==> flow/design.v <==
module controller (
    input logic clk,
    input logic reset,
    output logic load_sreg,
    output logic transmit_pixel,
    output logic [5:0] pixel,
    output logic [4:0] frame
);
    localparam TRANSMIT_FRAME       = 1'b0;
    localparam IDLE                 = 1'b1;
    localparam [2:0] READ_CH_VALS   = 3'b001;
    localparam [2:0] LOAD_SREG      = 3'b010;
    localparam [2:0] TRANSMIT_PIXEL = 3'b100;
    localparam [8:0] TRANSMIT_CYCLES    = 9'd360;        
    localparam [22:0] IDLE_CYCLES       = 23'd2400;
    logic state;
    logic next_state;
    logic [2:0] transmit_phase;
    logic [2:0] next_transmit_phase;
    logic [5:0] pixel_counter;
    logic [4:0] frame_counter;
    logic [8:0] transmit_counter;
    logic [22:0] idle_counter;
    logic transmit_pixel_done;
    logic idle_done;
    assign transmit_pixel_done = (transmit_counter == TRANSMIT_CYCLES - 1);
    assign idle_done = (idle_counter == IDLE_CYCLES - 1);
    always_ff @(posedge clk) begin
        if (reset) begin
            state <= TRANSMIT_FRAME;
            transmit_phase <= READ_CH_VALS;
        end
        else begin
            state <= next_state;
            transmit_phase <= next_transmit_phase;
        end
    end
    always_comb begin
        next_state = state;
        case (state)
            TRANSMIT_FRAME:
                if ((pixel_counter == 6'd63) && (transmit_pixel_done))
                    next_state = IDLE;
                else
                    next_state = TRANSMIT_FRAME;
            IDLE:
                if (idle_done)
                    next_state = TRANSMIT_FRAME;
                else
                    next_state = IDLE;
        endcase
    end
    always_comb begin
        next_transmit_phase = READ_CH_VALS;
        if (state == TRANSMIT_FRAME) begin
            case (transmit_phase)
                READ_CH_VALS:
                    next_transmit_phase = LOAD_SREG;
                LOAD_SREG:
                    next_transmit_phase = TRANSMIT_PIXEL;
                TRANSMIT_PIXEL:
                    next_transmit_phase = transmit_pixel_done ? READ_CH_VALS : TRANSMIT_PIXEL;
                default: ;
            endcase
        end
    end
    always_ff @(posedge clk) begin
        if (reset) begin
            pixel_counter <= 6'd0;
        end
        else if ((state == TRANSMIT_FRAME) && transmit_pixel_done) begin
            pixel_counter <= pixel_counter + 1;
        end
    end
    always_ff @(posedge clk) begin
        if (reset) begin
            frame_counter <= 5'd0;
        end
        else if (idle_done) begin
            frame_counter <= frame_counter + 1;
        end
    end
    always_ff @(posedge clk) begin
        if (reset) begin
            transmit_counter <= 9'd0;
        end
        else if (transmit_phase == TRANSMIT_PIXEL) begin
            transmit_counter <= transmit_counter + 1;
        end
        else begin
            transmit_counter <= 9'd0;
        end
    end
    always_ff @(posedge clk) begin
        if (reset) begin
            idle_counter <= 23'd0;
        end
        else if (state == IDLE) begin
            idle_counter <= idle_counter + 1;
        end
        else begin
            idle_counter <= 23'd0;
        end
    end
    assign pixel = pixel_counter;
    assign frame = frame_counter;
    assign load_sreg = (transmit_phase == LOAD_SREG);
    assign transmit_pixel = (transmit_phase == TRANSMIT_PIXEL);
endmodule
module ws2812b(
    input logic clk,
    input logic reset,
    input logic serial_in,
    input logic transmit,
    output logic ws2812b_out,
    output logic shift
);
    localparam IDLE = 1'b0;
    localparam TRANSMITTING = 1'b1;
    localparam T0_CYCLE_COUNT = 4'd5;
    localparam T1_CYCLE_COUNT = 4'd10;
    localparam MAX_CYCLE_COUNT = 4'd15;
    logic state;
    logic [3:0] cycle_count;
    logic bit_being_sent;
    always_ff @(posedge clk) begin
        if (reset) begin
            state <= IDLE;
            cycle_count <= 4'd0;
            bit_being_sent <= 1'b0;
        end
        else begin
            case (state)
                IDLE:
                    if (transmit == 1'b1) begin
                        state <= TRANSMITTING;
                        cycle_count <= 4'd0;
                        bit_being_sent <= serial_in;
                    end
                TRANSMITTING:
                    if (transmit == 1'b0) begin
                        state <= IDLE;
                    end
                    else if (cycle_count == MAX_CYCLE_COUNT - 1) begin
                        cycle_count <= 4'd0;
                        bit_being_sent <= serial_in;
                    end
                    else begin
                        cycle_count <= cycle_count + 1;
                    end
                default:
                    state <= IDLE;
            endcase
        end
    end
    always_comb begin
        if (state == TRANSMITTING)
            if (bit_being_sent == 1'b0)
                ws2812b_out = (cycle_count < T0_CYCLE_COUNT);
            else
                ws2812b_out = (cycle_count < T1_CYCLE_COUNT);
        else
            ws2812b_out = 1'b0;
    end
    assign shift = (state == TRANSMITTING) && (cycle_count == 4'd0);
endmodule
module rules (
    input logic clk,
    input logic reset,
    input logic step,            
    input logic [127:0] initial_pattern,
    output logic [127:0] grid    
);
    logic [127:0] next_grid;
    always_ff @(posedge clk) begin
        if (reset) begin
            grid <= initial_pattern;
        end
        else if (step) begin
            grid <= next_grid;
        end
    end
    function automatic int neighbors(input int row, input int col, input logic [127:0] g);
        int living;
        int r, c, nr, nc, idx;
        living = 0;
            for (nr = -1; nr <= 1; nr++) begin  
                for (nc = -1; nc <= 1; nc++) begin  
                    if (!(nr == 0 && nc == 0)) begin  
                        r = (row + nr + 8) % 8;  
                        c = (col + nc + 8) % 8;  
                        idx = r * 8 + c;  
                        if (g[2*idx +: 2] == 2'b11) living++;  
                    end
                end
            end
        neighbors =  living;  
    endfunction
generate;
    genvar ir, ic;
    for (ir=0; ir<8; ir++) begin  
        for (ic=0; ic<8; ic++) begin  
            localparam int index = ir * 8 + ic;  
            int living_neighbors;
            always_comb begin
                living_neighbors = neighbors(ir, ic, grid); 
                if (grid[2*index +: 2] == 2'b11) begin  
                    if (living_neighbors == 2 || living_neighbors==3) begin
                        next_grid[2*index +: 2] = 2'b11;
                    end
                    else begin
                        next_grid[2*index +: 2] = 2'b01;
                    end
                end
                else if (grid[2*index +: 2] == 2'b01) begin  
                    if (living_neighbors == 3) begin
                        next_grid[2*index +: 2] = 2'b11;
                    end
                    else begin
                        next_grid[2*index +: 2] = 2'b10;
                    end
                end
                else if (grid[2*index +: 2] == 2'b10) begin  
                    if (living_neighbors == 3) begin
                        next_grid[2*index +: 2] = 2'b11;
                    end
                    else begin
                        next_grid[2*index +: 2] = 2'b00;
                    end
                end
                else  begin  
                    if (living_neighbors == 3) begin
                        next_grid[2*index +: 2] = 2'b11;
                    end
                    else begin
                        next_grid[2*index +: 2] = 2'b00;
                    end
                end
            end
        end
    end
endgenerate
endmodule
module top(
    input logic         clk,
    input logic         SW,          
    input logic [63:0]  pattern,     
    output logic        _48b         
);
    logic [127:0] grid;
    logic [127:0] initial_pattern;
    logic step_game;
    logic reset;
    logic [23:0] shift_reg;
    logic shift;
    logic ws2812b_out;
    logic [5:0] pixel;
    logic load_sreg;
    logic transmit_pixel;
    logic [4:0] frame;
    logic [4:0] last_frame;
    localparam [23:0] OFF     = 24'h000000;
    localparam [23:0] RED     = 24'h00FF00;
    localparam [23:0] GREEN   = 24'hFF0000;
    localparam [23:0] BLUE    = 24'h0000FF;
    genvar gi;
    generate
        for (gi = 0; gi < 64; gi++) begin : g_init
            assign initial_pattern[2*gi +: 2] = pattern[gi] ? 2'b11 : 2'b00;
        end
    endgenerate
    assign reset = ~SW;
    rules u3 (
        .clk(clk),
        .reset(reset),
        .step(step_game),
        .initial_pattern(initial_pattern),
        .grid(grid)  
    );
    ws2812b u4 (
        .clk            (clk),
        .reset          (reset),
        .serial_in      (shift_reg[23]),
        .transmit       (transmit_pixel),
        .ws2812b_out    (ws2812b_out),
        .shift          (shift)
    );
    controller u5 (
        .clk            (clk),
        .reset          (reset),
        .load_sreg      (load_sreg),
        .transmit_pixel (transmit_pixel),
        .pixel          (pixel),
        .frame          (frame)
    );
    always_ff @(posedge clk) begin
        if (reset)
            last_frame <= 5'd0;
        else
            last_frame <= frame;
    end
    assign step_game = (frame != last_frame);  
    always_ff @(posedge clk) begin
        if (reset) begin
            shift_reg <= OFF;
        end
        else if (load_sreg) begin
            if (grid[2*pixel +: 2] == 2'b11) begin  
                shift_reg <= GREEN;
            end
            else if (grid[2*pixel +: 2] == 2'b01) begin  
                shift_reg <= BLUE;
            end
            else if (grid[2*pixel +: 2] == 2'b10) begin  
                shift_reg <= RED;
            end
            else begin  
                shift_reg <= OFF;
            end
        end
        else if (shift) begin
            shift_reg <= { shift_reg[22:0], 1'b0 };
        end
    end
    assign _48b = ws2812b_out;
endmodule
== Tool chain data of top ==
Each step is given for the RTL above and for the edited RTL.
"original" refers to lines of the RTL above, "edited" to lines of the edited file.
"difference": "edited" minus "original" as printed here. "rel. change": 100 x difference / "original".
Cell names lack the library's common part.
A cell with -- has no value.

* Top: top
* Clock port: clk
* Cell library: sky130hd
* Timing corner: tt_025C_1v80

== Diff ==
The edit as a unified diff against the file above.
The edit is scripted: it alters the design's behaviour and was not made to optimise anything.

<pre>
@@ -271,4 +271,5 @@
     endgenerate
     assign reset = ~SW;
+    wire [127:0] grid_a, grid_b;
     rules u3 (
         .clk(clk),
@@ -276,6 +277,9 @@
         .step(step_game),
         .initial_pattern(initial_pattern),
-        .grid(grid)  
+        .grid(grid_a)  
     );
+    rules u3_2 (.clk(clk), .reset(reset), .step(step_game), .initial_pattern(~initial_pattern),
+        .grid(grid_b));
+    assign grid = grid_a ^ grid_b;
     ws2812b u4 (
         .clk            (clk),
</pre>

== After elaboration ==
Source: Yosys, flattened and elaborated, memories not mapped. Widths are those after wreduce. Registers that Yosys merges into a memory's read port (data or address) are not register bits. Print and check cells do not count. Equal cells are merged and count once.

{| class="wikitable"
|+ Cells by class
! element !! original !! edited !! difference !! rel. change (%)
|-
| add/subtract/negate cells || 453 || 901 || +448 || +98.90
|-
| magnitude comparators || 2 || 2 || 0 || 0.00
|-
| equal/unequal tests || 271 || 527 || +256 || +94.46
|-
| shift operators || 1 || 1 || 0 || 0.00
|-
| multiplexer cells || 919 || 1753 || +834 || +90.75
|-
| bitwise logic cells || 3 || 5 || +2 || +66.67
|-
| reductions and logical operators || 74 || 138 || +64 || +86.49
|}

{| class="wikitable"
|+ Operators with widths
! kind !! original !! edited !! difference !! rel. change (%)
|-
| adder 32 x 2 -> 32 bit with constant B || 448 || 896 || +448 || +100.00
|-
| 2-to-1 mux 32 bit || 448 || 896 || +448 || +100.00
|-
| 2-to-1 mux 2 bit || 320 || 576 || +256 || +80.00
|-
| 2-to-1 mux 1 bit || 136 || 264 || +128 || +94.12
|-
| == test 32 x 3 -> 1 bit with constant B || 128 || 256 || +128 || +100.00
|-
| == test 2 bit with constant B || 66 || 130 || +64 || +96.97
|-
| == test 2 x 1 -> 1 bit with constant B || 65 || 129 || +64 || +98.46
|-
| logical OR 1 bit || 64 || 128 || +64 || +100.00
|-
| 2-to-1 mux 128 bit || 2 || 4 || +2 || +100.00
|-
| NOT 128 bit || 0 || 1 || +1 || --
|-
| XOR 128 bit || 0 || 1 || +1 || --
|}

Operator kinds equal on both sides are left out: 32.

{| class="wikitable"
|+ Word-level totals
! element !! original !! edited !! difference !! rel. change (%)
|-
| bits in registers || 210 || 338 || +128 || +60.95
|-
| bits of input ports || 66 || 66 || 0 || 0.00
|-
| output and inout port bits || 1 || 1 || 0 || 0.00
|-
| elaborated cells || 1735 || 3340 || +1605 || +92.51
|}

== Depth ==
Yosys ltp: most cells in a row. Word level: on the elaborated netlist, between registers, memories and ports. Mapped: between sequential cells and ports; inverters and the memories' decode and read muxes count.

{| class="wikitable"
|+ Depth
! element !! original !! edited !! difference !! rel. change (%)
|-
| depth after elaboration || 22 || 22 || 0 || 0.00
|-
| ABC_AREA || 0 || 0 || -- || --
|-
| gate-level depth with buffers || 32 || 32 || 0 || 0.00
|-
| mapped depth without buffers || 28 || 28 || 0 || 0.00
|}

== Netlist ==
Source: synth_stat.txt of the flow (Yosys; design flattened, memories mapped). It holds for the ABC_AREA given above (unset counts as 0); a run with the other value may have another netlist.

{| class="wikitable"
|+ Cell types
! cell !! original !! edited !! difference !! rel. change (%)
|-
| xnor2_1 || 481 || 996 || +515 || +107.07
|-
| nand2_1 || 550 || 1032 || +482 || +87.64
|-
| ha_1 || 388 || 772 || +384 || +98.97
|-
| xor2_1 || 133 || 409 || +276 || +207.52
|-
| inv_1 || 291 || 530 || +239 || +82.13
|-
| nand3_1 || 306 || 539 || +233 || +76.14
|-
| nor2_1 || 377 || 598 || +221 || +58.62
|-
| clkbuf_1 || 178 || 388 || +210 || +117.98
|-
| o21ai_0 || 190 || 379 || +189 || +99.47
|-
| a21oi_1 || 180 || 328 || +148 || +82.22
|-
| a31oi_1 || 92 || 233 || +141 || +153.26
|-
| edfxtp_1 || 128 || 256 || +128 || +100.00
|-
| nand4_1 || 94 || 204 || +110 || +117.02
|-
| nor3_1 || 68 || 164 || +96 || +141.18
|-
| buf_1 || 94 || 180 || +86 || +91.49
|-
| mux2i_1 || 71 || 152 || +81 || +114.08
|-
| and2_1 || 95 || 173 || +78 || +82.11
|-
| and3_1 || 109 || 186 || +77 || +70.64
|}

Cell types equal on both sides are left out: 7.
Not every row of either side is listed.

{| class="wikitable"
|+ Mapped netlist
! element !! original !! edited !! difference !! rel. change (%)
|-
| mapped cells || 5300 || 10097 || +4797 || +90.51
|-
| cell area after synthesis (mm^2) || 0.0419652 || 0.0786942 || +0.0367290 || +87.52
|-
| sequential area (mm^2) || 0.0054853 || 0.0093289 || +0.0038436 || +70.07
|-
| flip-flop cells || 210 || 338 || +128 || +60.95
|-
| buffer cells || 351 || 726 || +375 || +106.84
|}

The figures by module come from a second, unflattened synthesis with its own total; it is not the netlist above.

{| class="wikitable"
|+ Unflattened totals
! element !! original !! edited !! difference !! rel. change (%)
|-
| cell total of the unflattened synthesis || 5447 || 10528 || +5081 || +93.28
|-
| area total of the unflattened synthesis (mm^2) || 0.0433779 || 0.0819461 || +0.0385682 || +88.91
|}

Each row is one instance without its submodules.

{| class="wikitable"
|+ Modules, original
! module !! instances !! cells !! area (mm^2) !! sequential area (mm^2)
|-
| rules || 1 || 4928 || 0.0385582 || 0.0038437
|-
| top || 1 || 235 || 0.002386 || 0.0005806
|-
| controller || 1 || 242 || 0.002092 || 0.0009409
|-
| ws2812b || 1 || 42 || 0.0003416 || 0.0001201
|}

{| class="wikitable"
|+ Modules, edited
! module !! instances !! cells !! area (mm^2) !! sequential area (mm^2)
|-
| rules || 2 || 4884 || 0.0379289 || 0.0038437
|-
| top || 1 || 476 || 0.0036548 || 0.0005806
|-
| controller || 1 || 242 || 0.002092 || 0.0009409
|-
| ws2812b || 1 || 42 || 0.0003416 || 0.0001201
|}

== Timing after synthesis ==
Path of least setup slack by OpenSTA after synthesis, without wires, with an ideal clock, recovery checks aside; 20% of the period is set as input and as output delay. Where synthesis merged equal registers, the netlist keeps one of their names.

{| class="wikitable"
|+ Path after synthesis
! element !! original !! edited !! difference !! rel. change (%)
|-
| path type || in2reg || in2reg || -- || --
|-
| from || in SW || in SW || -- || --
|-
| to || reg u3.grid[0] || reg u3.grid[0] || -- || --
|-
| clock period (ps) || 10000 || 10000 || 0 || 0.00
|-
| input delay (ps) || 2000 || 2000 || 0 || 0.00
|-
| library setup time (ps) || 1430 || 2590 || +1160 || --
|-
| launch time at the first pin (ps) || 2000 || 2000 || 0 || 0.00
|-
| arrival time (ps) || 5977 || 9096 || +3119 || +52.18
|-
| data required time (ps) || 8570 || 7410 || -1160 || -13.54
|-
| slack (ps) || 2592 || -1686 || -4278 || --
|-
| path delay (ps) || 5407 || 9686 || +4279 || +79.14
|-
| driving pins on the path || 5 || 6 || +1 || +20.00
|-
| path buffers || 4 || 5 || +1 || +25.00
|-
| period reached after synthesis (ps) || 7408 || 11686 || +4278 || +57.75
|}

"path delay" is the arrival time less input delay plus setup time.
"driving pins on the path": output pins that drive a net of the path, with the launching flip-flop's if there is one; two outputs of one cell count as two.
"period reached after synthesis" = period - worst setup slack (recovery checks aside). The figure is calculated, with input and output delays left at 20% of the set period.
The rows between start and end are the longest chain of elaborated cells between them; the timing report does not say that the signal goes this way. Where chains are equally long, one stands for them.
Each line given opens the expression or statement behind the cell; cells for indexed reads and writes are added by Yosys, which also makes memories of some case tables.
original: The path ends at the enable pin of a flip-flop; only ways to that pin are counted.

Between the ends, after synthesis, original:
* Path through: clkbuf_1 clkbuf_1 clkbuf_1 buf_1 nand3_1
* Cells in the longest elaborated chain: 1
* Elaborated cells between the ends (all ways): 1
* RTL lines with such cells: 0
* Classes of those cells: eq/ne: 1

{| class="wikitable"
|+ Ends and longest elaborated chain, after synthesis, original
! element !! RTL line !! source
|-
| start: declaration || 246 || <nowiki>input logic         SW,</nowiki>
|-
| inequality test 2 x 1 -> 1 bit || -- ||
|-
| end: assignment || 177 || <nowiki>grid <= initial_pattern;</nowiki>
|-
| end: assignment || 180 || <nowiki>grid <= next_grid;</nowiki>
|-
| end: declaration || 172 || <nowiki>output logic [127:0] grid</nowiki>
|}

edited: The path ends at the enable pin of a flip-flop; only ways to that pin are counted.

Between the ends, after synthesis, edited:
* Path through: clkbuf_1 clkbuf_1 clkbuf_1 clkbuf_1 buf_1 nand3_1
* Cells in the longest elaborated chain: 1
* Elaborated cells between the ends (all ways): 1
* RTL lines with such cells: 0
* Classes of those cells: eq/ne: 1

{| class="wikitable"
|+ Ends and longest elaborated chain, after synthesis, edited
! element !! RTL line !! source
|-
| start: declaration || 246 || <nowiki>input logic         SW,</nowiki>
|-
| inequality test 2 x 1 -> 1 bit || -- ||
|-
| end: assignment || 177 || <nowiki>grid <= initial_pattern;</nowiki>
|-
| end: assignment || 180 || <nowiki>grid <= next_grid;</nowiki>
|-
| end: declaration || 172 || <nowiki>output logic [127:0] grid</nowiki>
|}

== Worst path after layout ==
Path of least setup slack in the final report of the runs of pair A (OpenROAD, finished layout, wires in). Where an end is a register, its clock arrival counts in the times.
The path's times are printed in steps of 10 ps; the period is the one set.

{| class="wikitable"
|+ Path after layout
! element !! original !! edited !! difference !! rel. change (%)
|-
| path type || reg2reg || reg2reg || -- || --
|-
| from || reg u3.grid[119] || reg u3_2.grid[46] || -- || --
|-
| to || reg u3.grid[9] || reg u3_2.grid[61] || -- || --
|-
| clock period (ps) || 6700 || 6700 || 0 || 0.00
|-
| library setup time (ps) || 260 || 160 || -100 || --
|-
| launch time at the first pin (ps) || 590 || 690 || +100 || +16.95
|-
| arrival time (ps) || 6060 || 6430 || +370 || +6.11
|-
| data required time (ps) || 7040 || 7240 || +200 || +2.84
|-
| slack (ps) || 990 || 800 || -190 || --
|-
| driving pins on the path || 26 || 22 || -4 || -15.38
|-
| path buffers || 0 || 1 || +1 || --
|}

The rows between start and end are the longest chain of elaborated cells between them; the timing report does not say that the signal goes this way. Where chains are equally long, one stands for them.

Between the ends, after layout, original:
* Path through: edfxtp_1 and2_1 inv_1 ha_1 xnor2_1 ha_1 nor2_1 a31oi_1 ha_1 nand3b_1 o31ai_1 a41oi_1 ha_1 nand2_1 a21boi_0 inv_1 ha_1 nor2_1 a21oi_1 ha_1 xnor3_1 nor2_1 o21ai_0 nor3_1 o311ai_0 nand3_1
* Cells in the longest elaborated chain: 22
* Elaborated cells between the ends (all ways): 25
* Classes of those cells: add/sub: 7; eq/ne: 3; mux: 14; reduce/logical: 1

{| class="wikitable"
|+ Ends and longest elaborated chain, after layout, original
! element !! RTL line !! source
|-
| start: declaration || 172 || <nowiki>output logic [127:0] grid</nowiki>
|-
| start: assignment || 177 || <nowiki>grid <= initial_pattern;</nowiki>
|-
| start: assignment || 180 || <nowiki>grid <= next_grid;</nowiki>
|-
| == test 2 bit || 193 || <nowiki>if (g[2*idx +: 2] == 2'b11) living++;</nowiki>
|-
| 2-to-1 mux 1 bit || 193 ||
|-
| adder 32 x 2 -> 32 bit || 193 ||
|-
| 2-to-1 mux 32 bit || 193 ||
|-
| adder 32 x 2 -> 32 bit || 193 ||
|-
| 2-to-1 mux 32 bit || 193 ||
|-
| adder 32 x 2 -> 32 bit || 193 ||
|-
| (+8 left out) || -- ||
|-
| 2-to-1 mux 32 bit || 193 ||
|-
| == test 32 x 3 -> 1 bit || 224 || <nowiki>if (living_neighbors == 3) begin</nowiki>
|-
| 2-to-1 mux 2 bit || 224 ||
|-
| 2-to-1 mux 2 bit || 215 || <nowiki>else if (grid[2*index +: 2] == 2'b01) begin</nowiki>
|-
| 2-to-1 mux 2 bit || 207 || <nowiki>if (grid[2*index +: 2] == 2'b11) begin</nowiki>
|-
| 2-to-1 mux 128 bit || 179 || <nowiki>else if (step) begin</nowiki>
|-
| 2-to-1 mux 128 bit || 176 || <nowiki>if (reset) begin</nowiki>
|-
| end: assignment || 177 ||
|-
| end: assignment || 180 ||
|-
| end: declaration || 172 ||
|}

Between the ends, after layout, edited:
* Path through: edfxtp_1 and2_1 clkinv_1 buf_4 xnor2_1 ha_1 o21a_1 ha_1 mux2_2 ha_1 and3_1 a31oi_1 a21bo_2 ha_1 nand2_1 a21boi_0 inv_1 ha_1 nor2_1 a2111oi_0 o21ai_0 a31oi_1
* Cells in the longest elaborated chain: 18
* Elaborated cells between the ends (all ways): 21
* Classes of those cells: add/sub: 5; eq/ne: 3; mux: 12; reduce/logical: 1

{| class="wikitable"
|+ Ends and longest elaborated chain, after layout, edited
! element !! RTL line !! source
|-
| start: declaration || 172 || <nowiki>output logic [127:0] grid</nowiki>
|-
| start: assignment || 177 || <nowiki>grid <= initial_pattern;</nowiki>
|-
| start: assignment || 180 || <nowiki>grid <= next_grid;</nowiki>
|-
| == test 2 bit || 193 || <nowiki>if (g[2*idx +: 2] == 2'b11) living++;</nowiki>
|-
| 2-to-1 mux 32 bit || 193 ||
|-
| adder 32 x 2 -> 32 bit || 193 ||
|-
| 2-to-1 mux 32 bit || 193 ||
|-
| adder 32 x 2 -> 32 bit || 193 ||
|-
| 2-to-1 mux 32 bit || 193 ||
|-
| adder 32 x 2 -> 32 bit || 193 ||
|-
| (+4 left out) || -- ||
|-
| 2-to-1 mux 32 bit || 193 ||
|-
| == test 32 x 3 -> 1 bit || 224 || <nowiki>if (living_neighbors == 3) begin</nowiki>
|-
| 2-to-1 mux 2 bit || 224 ||
|-
| 2-to-1 mux 2 bit || 215 || <nowiki>else if (grid[2*index +: 2] == 2'b01) begin</nowiki>
|-
| 2-to-1 mux 2 bit || 207 || <nowiki>if (grid[2*index +: 2] == 2'b11) begin</nowiki>
|-
| 2-to-1 mux 128 bit || 179 || <nowiki>else if (step) begin</nowiki>
|-
| 2-to-1 mux 128 bit || 176 || <nowiki>if (reset) begin</nowiki>
|-
| end: assignment || 177 ||
|-
| end: assignment || 180 ||
|-
| end: declaration || 172 ||
|}

== Measured runs ==
Both versions went through the flow (Yosys, OpenROAD) with the same settings in each pair. Constraints: input delay and output delay 20% of the set period each, output load 0.01 pF.

Settings, pair A:
* CORE_UTILIZATION: 40
* period_ns: 6.7
* CAP_MARGIN: 20
* CORE_MARGIN: 2
* SLEW_MARGIN: 20

{| class="wikitable"
|+ Measured results, pair A
! element !! original !! edited !! difference !! rel. change (%)
|-
| Yosys chip area after synthesis (mm^2) || 0.0419652 || 0.0786942 || +0.0367290 || +87.52
|-
| full die area (mm^2) || 0.107518 || 0.200301 || +0.092783 || +86.30
|-
| standard-cell area after layout (mm^2) || 0.0453485 || 0.0847325 || +0.0393840 || +86.85
|-
| worst setup slack after layout (ps) || 985 || 804 || -181 || --
|-
| total negative slack on setup checks (ps) || 0 || 0 || 0 || --
|-
| final worst hold slack (ps) || 440 || 430 || -10 || --
|-
| clock period reached (ps) || 5715 || 5896 || +181 || +3.17
|}

Settings, pair B:
* ABC_AREA: 1
* CAP_MARGIN: 30
* CELL_PAD_IN_SITES_GLOBAL_PLACEMENT: 0
* CORE_UTILIZATION: 48
* CTS_CLUSTER_DIAMETER: 319
* CTS_CLUSTER_SIZE: 99
* PLACE_DENSITY_LB_ADDON: 0.26
* SETUP_SLACK_MARGIN: 0.93
* SLEW_MARGIN: 0
* period_ns: 10.8
* CORE_MARGIN: 2

{| class="wikitable"
|+ Measured results, pair B
! element !! original !! edited !! difference !! rel. change (%)
|-
| Yosys chip area after synthesis (mm^2) || 0.0417888 || 0.0798791 || +0.0380903 || +91.15
|-
| full die area (mm^2) || 0.0894369 || 0.169695 || +0.0802581 || +89.74
|-
| standard-cell area after layout (mm^2) || 0.0430338 || 0.0815445 || +0.0385107 || +89.49
|-
| worst setup slack after layout (ps) || 4989 || 5141 || +152 || --
|-
| total negative slack on setup checks (ps) || 0 || 0 || 0 || --
|-
| final worst hold slack (ps) || 387 || 435 || +48 || --
|-
| clock period reached (ps) || 5811 || 5659 || -152 || -2.62
|}

By "clock period reached" is meant the clock period of the run minus its worst setup slack. This is arithmetic on one report: input and output delays are still those of the set period (20% each).
